==> flow/design.v <==
`timescale 1ns / 1ps
module compl_mul(
   input logic clk_i, 
   input logic srst_i,
   input logic signed [17:0]data_a_i_i,   
   input logic signed [17:0]data_a_q_i,   
   input logic signed [17:0]data_b_i_i,   
   input logic signed [17:0]data_b_q_i,   
   output  logic signed  [36:0]data_i_o,    
   output  logic signed [36:0]data_q_o     
   );
   logic signed [35:0] prod_ii, prod_iq, prod_qi, prod_qq;
   assign prod_ii = data_a_i_i * data_b_i_i;
   assign prod_qq = data_a_q_i * data_b_q_i;
   assign prod_iq = data_a_i_i * data_b_q_i;
   assign prod_qi = data_a_q_i * data_b_i_i;
   always_ff@(posedge clk_i) begin
       if(srst_i)begin
           data_i_o<=0;
           data_q_o<=0;
       end
       else begin
           data_i_o<=prod_ii-prod_qq;
           data_q_o<=prod_iq+prod_qi;
       end
   end
endmodule
Lab notebook: compl_mul

======== Reports on compl_mul ========
Each step is given for the RTL above and for the edited RTL.
"original" refers to lines of the RTL above, "edited" to lines of the edited file.
"change": "edited" minus "original" as printed here. "relative change": 100 x difference / "original".
Library cell names are shortened.
Not given: -
design
  top module .............................. compl_mul
  clock input ............................. clk_i
  cell library ............................ sky130hd
  corner .................................. tt_025C_1v80

======== Edit of the RTL ========
The edit as a unified diff against the file above.
The edit is scripted: it alters the design's behaviour and was not made to optimise anything.
begin of diff
@@ -7,7 +7,9 @@
    input logic signed [17:0]data_b_i_i,   
    input logic signed [17:0]data_b_q_i,   
-   output  logic signed  [36:0]data_i_o,    
+   output  logic signed  [36:0]data_i_o_out,    
    output  logic signed [36:0]data_q_o     
    );
+   logic signed [36:0] data_i_o;
+   always_ff @(posedge clk_i) data_i_o_out <= data_i_o;
    logic signed [35:0] prod_ii, prod_iq, prod_qi, prod_qq;
    assign prod_ii = data_a_i_i * data_b_i_i;
end of diff

======== Word-level counts ========
Counts by Yosys on the flattened word-level netlist (proc, flatten, opt, wreduce; memories kept). Register bits leave out memories and registers merged into their read ports (data or address); mux counts leave out enables and synchronous resets folded into registers. Print and check cells are left out. Cells with the same type and inputs are merged into one.
bit counts
  item                             original  edited  change  relative change (%)
  word width x clocked read ports  0         0       0       -
  input port bits                  74        74      0       0.00
  ROM bits                         0         0       0       -
  output and inout bits            74        74      0       0.00
  memory cells                     0         0       0       -
  RAM bits                         0         0       0       -
  bits in latches                  0         0       0       -
  flip-flop bits (word level)      74        111     +37     +50.00
operators by class
  item                              original  edited  change  relative change (%)
  add/subtract/negate cells         2         2       0       0.00
  equal/unequal tests               0         0       0       -
  order comparisons                 0         0       0       -
  bitwise logic cells               0         0       0       -
  reductions and logical operators  0         0       0       -
  multiplexer cells                 0         0       0       -
  div/mod/pow operators             0         0       0       -
  shifts and indexed selects        0         0       0       -
  $mul                              4         4       0       0.00
Unchanged operator kinds not shown: 3.

======== Longest topological paths ========
Yosys ltp: most cells in a row. Word level: on the elaborated netlist, between registers, memories and ports. Mapped: between sequential cells and ports; inverters and the memories' decode and read muxes count.
logic depth
  item                          original  edited  change  relative change (%)
  word-level depth              2         2       0       0.00
  ABC_AREA                      0         0       -       -
  mapped depth                  30        30      0       0.00
  mapped depth without buffers  28        28      0       0.00

======== After synthesis ========
Yosys stat after the flow's synthesis: flattened, memories mapped to cells. It holds for the ABC_AREA given above (unset counts as 0); a run with the other value may have another netlist.
cells by type
  cell type  original  edited  change  relative change (%)
  dfxtp_1    74        111     +37     +50.00
  a21oi_1    53        43      -10     -18.87
  nand2_1    700       691     -9      -1.29
  nor2_1     122       131     +9      +7.38
  o21a_1     7         16      +9      +128.57
  xnor2_1    70        64      -6      -8.57
  a211oi_1   11        5       -6      -54.55
  nand4_1    2         8       +6      +300.00
  inv_1      1493      1488    -5      -0.33
  clkbuf_1   279       284     +5      +1.79
  nand3_1    13        17      +4      +30.77
  o21ai_0    32        29      -3      -9.38
  nor3_1     14        17      +3      +21.43
  a31oi_1    6         9       +3      +50.00
  a31o_2     0         3       +3      -
  or2_2      0         3       +3      -
  nand2b_1   34        36      +2      +5.88
  a21o_1     30        32      +2      +6.67
Unchanged cell types not shown: 13.
Not every row of either side is listed.
synthesis totals
  item                              original  edited   change  relative change (%)
  mapped flip-flops                 74        111      +37     +50.00
  synthesis area (sq um)            50933.8   51902.3  +968.5  +1.90
  area of sequential cells (sq um)  1481.4    2222.1   +740.7  +50.00
  standard cells after synthesis    5407      5471     +64     +1.18

======== Timing after synthesis ========
Path of least setup slack by OpenSTA after synthesis, without wires, with an ideal clock, recovery checks aside; 20% of the period is set as input and as output delay. Where synthesis merged equal registers, the netlist keeps one of their names.
timing after synthesis
  item                                 original           edited             change  relative change (%)
  path type                            input -> register  input -> register  -       -
  start                                in data_a_q_i[17]  in data_a_i_i[17]  -       -
  end                                  reg data_q_o[33]   reg data_q_o[34]   -       -
  setup slack (ns)                     5.696              5.588              -0.108  -
  time at the first pin (ns)           3.200              3.200              0.000   0.00
  period (ns)                          16.0               16.0               0.0     0.00
  buffers on the path                  2                  2                  0       0.00
  data arrival time (ns)               10.177             10.291             +0.114  +1.12
  stages on the path                   24                 25                 +1      +4.17
  delay of the path (ns)               7.105              7.212              +0.107  +1.51
  period reached after synthesis (ns)  10.304             10.412             +0.108  +1.05
"delay of the path" is the arrival time less input delay plus setup time.
"stages on the path": output pins that drive a net of the path, with the launching flip-flop's if there is one; two outputs of one cell count as two.
"period reached after synthesis" is the clock period less the worst setup slack; recovery checks do not enter. This is arithmetic on one report: input and output delays are still those of the set period (20% each).
The rows between start and end are the longest chain of elaborated cells between them; the timing report does not say that the signal goes this way. Where chains are equally long, one stands for them.
Each line given opens the expression or statement behind the cell; cells for indexed reads and writes are added by Yosys, which also makes memories of some case tables.
between the ends, after synthesis, original
  cell sequence ........................... clkbuf_1 -> clkbuf_1 -> nand2_1 -> fa_1 -> fa_1 -> inv_1 -> fa_1 -> fa_1 -> fa_1 -> fa_1 -> fa_1 -> inv_1 -> fa_1 -> inv_1 -> ha_1 -> o21ai_0 -> nand2b_1 -> o41a_1 -> a221o_1 -> a41oi_4 -> o211ai_2 -> o31ai_2 -> xor2_1 -> nor2_1
  length of the longest elaborated chain .. 2
  elaborated cells on any way between the ends .. 2
  RTL lines with such cells ............... 2
ends and longest elaborated chain, after synthesis, original
  item                          line  source
  from (decl)                   6     input logic signed [17:0]data_a_q_i,
  multiplier 18 x 18 -> 36 bit  16    assign prod_qi = data_a_q_i * data_b_i_i;
  adder 36 x 36 -> 37 bit       24    data_q_o<=prod_iq+prod_qi;
  to (assign)                   20    data_q_o<=0;
  to (assign)                   24
  to (decl)                     10    output  logic signed [36:0]data_q_o
between the ends, after synthesis, edited
  cell sequence ........................... clkbuf_1 -> clkbuf_1 -> nand2_1 -> inv_1 -> fa_1 -> fa_1 -> fa_1 -> inv_1 -> fa_1 -> inv_1 -> fa_1 -> fa_1 -> fa_1 -> inv_1 -> fa_1 -> inv_1 -> ha_1 -> a21o_1 -> a21o_1 -> a21o_1 -> a21oi_1 -> nor2b_1 -> or4_1 -> o22ai_1 -> mux2_2
  length of the longest elaborated chain .. 2
  elaborated cells on any way between the ends .. 2
  RTL lines with such cells ............... 2
ends and longest elaborated chain, after synthesis, edited
  item                          line  source
  from (decl)                   5     input logic signed [17:0]data_a_i_i,
  multiplier 18 x 18 -> 36 bit  17    assign prod_iq = data_a_i_i * data_b_q_i;
  adder 36 x 36 -> 37 bit       26    data_q_o<=prod_iq+prod_qi;
  to (assign)                   22    data_q_o<=0;
  to (assign)                   26
  to (decl)                     10    output  logic signed [36:0]data_q_o

======== Timing after layout ========
Path of least setup slack in the final report of each run of pair A (OpenROAD, finished layout, wires in). Where an end is a register, its clock arrival counts in the times.
timing post-layout
  item                        original           edited             change  relative change (%)
  path type                   input -> register  input -> register  -       -
  start                       in data_b_q_i[1]   in data_b_q_i[0]   -       -
  end                         reg data_i_o[35]   reg data_i_o[35]   -       -
  setup slack (ns)            4.38               4.76               +0.38   -
  period (ns)                 16.0               16.0               0.0     0.00
  data arrival time (ns)      11.92              11.62              -0.30   -2.52
  buffers on the path         1                  2                  +1      +100.00
  stages on the path          24                 24                 0       0.00
  time at the first pin (ns)  3.20               3.20               0.00    0.00
The rows between start and end are the longest chain of elaborated cells between them; the timing report does not say that the signal goes this way. Where chains are equally long, one stands for them.
between the ends, post-layout, original
  cell sequence ........................... clkdlybuf4s50_1 -> nand2_1 -> fa_1 -> fa_1 -> inv_1 -> fa_1 -> inv_1 -> fa_1 -> fa_1 -> fa_1 -> fa_1 -> inv_1 -> fa_1 -> inv_1 -> ha_1 -> o211ai_1 -> a21boi_0 -> o32ai_1 -> a21oi_2 -> a21oi_1 -> o21a_1 -> o41ai_1 -> xnor2_1 -> nor2_1
  length of the longest elaborated chain .. 2
  elaborated cells on any way between the ends .. 2
  RTL lines with such cells ............... 2
ends and longest elaborated chain, post-layout, original
  item                          line  source
  from (decl)                   8     input logic signed [17:0]data_b_q_i,
  multiplier 18 x 18 -> 36 bit  14    assign prod_qq = data_a_q_i * data_b_q_i;
  subtractor 36 x 36 -> 37 bit  23    data_i_o<=prod_ii-prod_qq;
  to (assign)                   19    data_i_o<=0;
  to (assign)                   23
  to (decl)                     9     output  logic signed  [36:0]data_i_o,
between the ends, post-layout, edited
  cell sequence ........................... clkdlybuf4s50_1 -> buf_4 -> nand2_1 -> inv_1 -> fa_1 -> fa_1 -> fa_1 -> inv_1 -> fa_1 -> fa_1 -> fa_1 -> fa_1 -> inv_1 -> fa_1 -> inv_1 -> ha_1 -> nand4_1 -> nor2_1 -> and3_1 -> a31oi_1 -> nor3b_2 -> o21ai_1 -> a31o_2 -> nand3_1
  length of the longest elaborated chain .. 2
  elaborated cells on any way between the ends .. 2
  RTL lines with such cells ............... 2
ends and longest elaborated chain, post-layout, edited
  item                          line  source
  from (decl)                   8     input logic signed [17:0]data_b_q_i,
  multiplier 18 x 18 -> 36 bit  16    assign prod_qq = data_a_q_i * data_b_q_i;
  subtractor 36 x 36 -> 37 bit  25    data_i_o<=prod_ii-prod_qq;
  to (assign)                   21    data_i_o<=0;
  to (assign)                   25
  to (decl)                     12    logic signed [36:0] data_i_o;

======== Flow runs ========
Runs of the flow (Yosys, OpenROAD) on both versions; the two runs of a pair have the same settings. The constraints put input and output delay at 20% of the set period each and load the outputs with 0.01 pF.
flow settings, pair A
  CORE_UTILIZATION ........................ 40
  period_ns ............................... 16.0
  CAP_MARGIN .............................. 20
  CORE_MARGIN ............................. 2
  SLEW_MARGIN ............................. 20
measured results, pair A
  item                                  original  edited    change   relative change (%)
  clock period reached (ns)             11.615    11.236    -0.379   -3.26
  utilization after layout              0.431     0.428     -0.003   -
  post-route worst hold slack (ns)      3.163     0.331     -2.832   -
  cell area after synthesis (sq um)     50933.8   51902.3   +968.5   +1.90
  std-cell area (final layout) (sq um)  54289.6   55334.3   +1044.7  +1.92
  die area (sq um)                      130206.0  132653.0  +2447.0  +1.88
  setup slack of the worst path (ns)    4.385     4.764     +0.379   -
  post-route setup TNS (ns)             0.000     0.000     0.000    -
flow settings, pair B
  CAP_MARGIN .............................. 10
  CELL_PAD_IN_SITES_DETAIL_PLACEMENT ...... 2
  CORE_UTILIZATION ........................ 30
  CTS_CLUSTER_DIAMETER .................... 380
  PLACE_DENSITY_LB_ADDON .................. 0.13
  SETUP_SLACK_MARGIN ...................... 0.75
  TNS_END_PERCENT ......................... 30
  period_ns ............................... 7.18
  CORE_MARGIN ............................. 2
  SLEW_MARGIN ............................. 20
measured results, pair B
  item                                  original  edited    change   relative change (%)
  clock period reached (ns)             8.118     8.124     +0.006   +0.07
  utilization after layout              0.399     0.392     -0.007   -
  post-route worst hold slack (ns)      1.426     0.331     -1.095   -
  cell area after synthesis (sq um)     50933.8   51902.3   +968.5   +1.90
  std-cell area (final layout) (sq um)  67517.3   67290.8   -226.5   -0.34
  die area (sq um)                      173093.0  176350.0  +3257.0  +1.88
  setup slack of the worst path (ns)    -0.938    -0.944    -0.006   -
  post-route setup TNS (ns)             -28.867   -29.149   -0.282   -
"clock period reached" means the clock period less the worst setup slack. The figure is calculated, with input and output delays left at 20% of the set period.
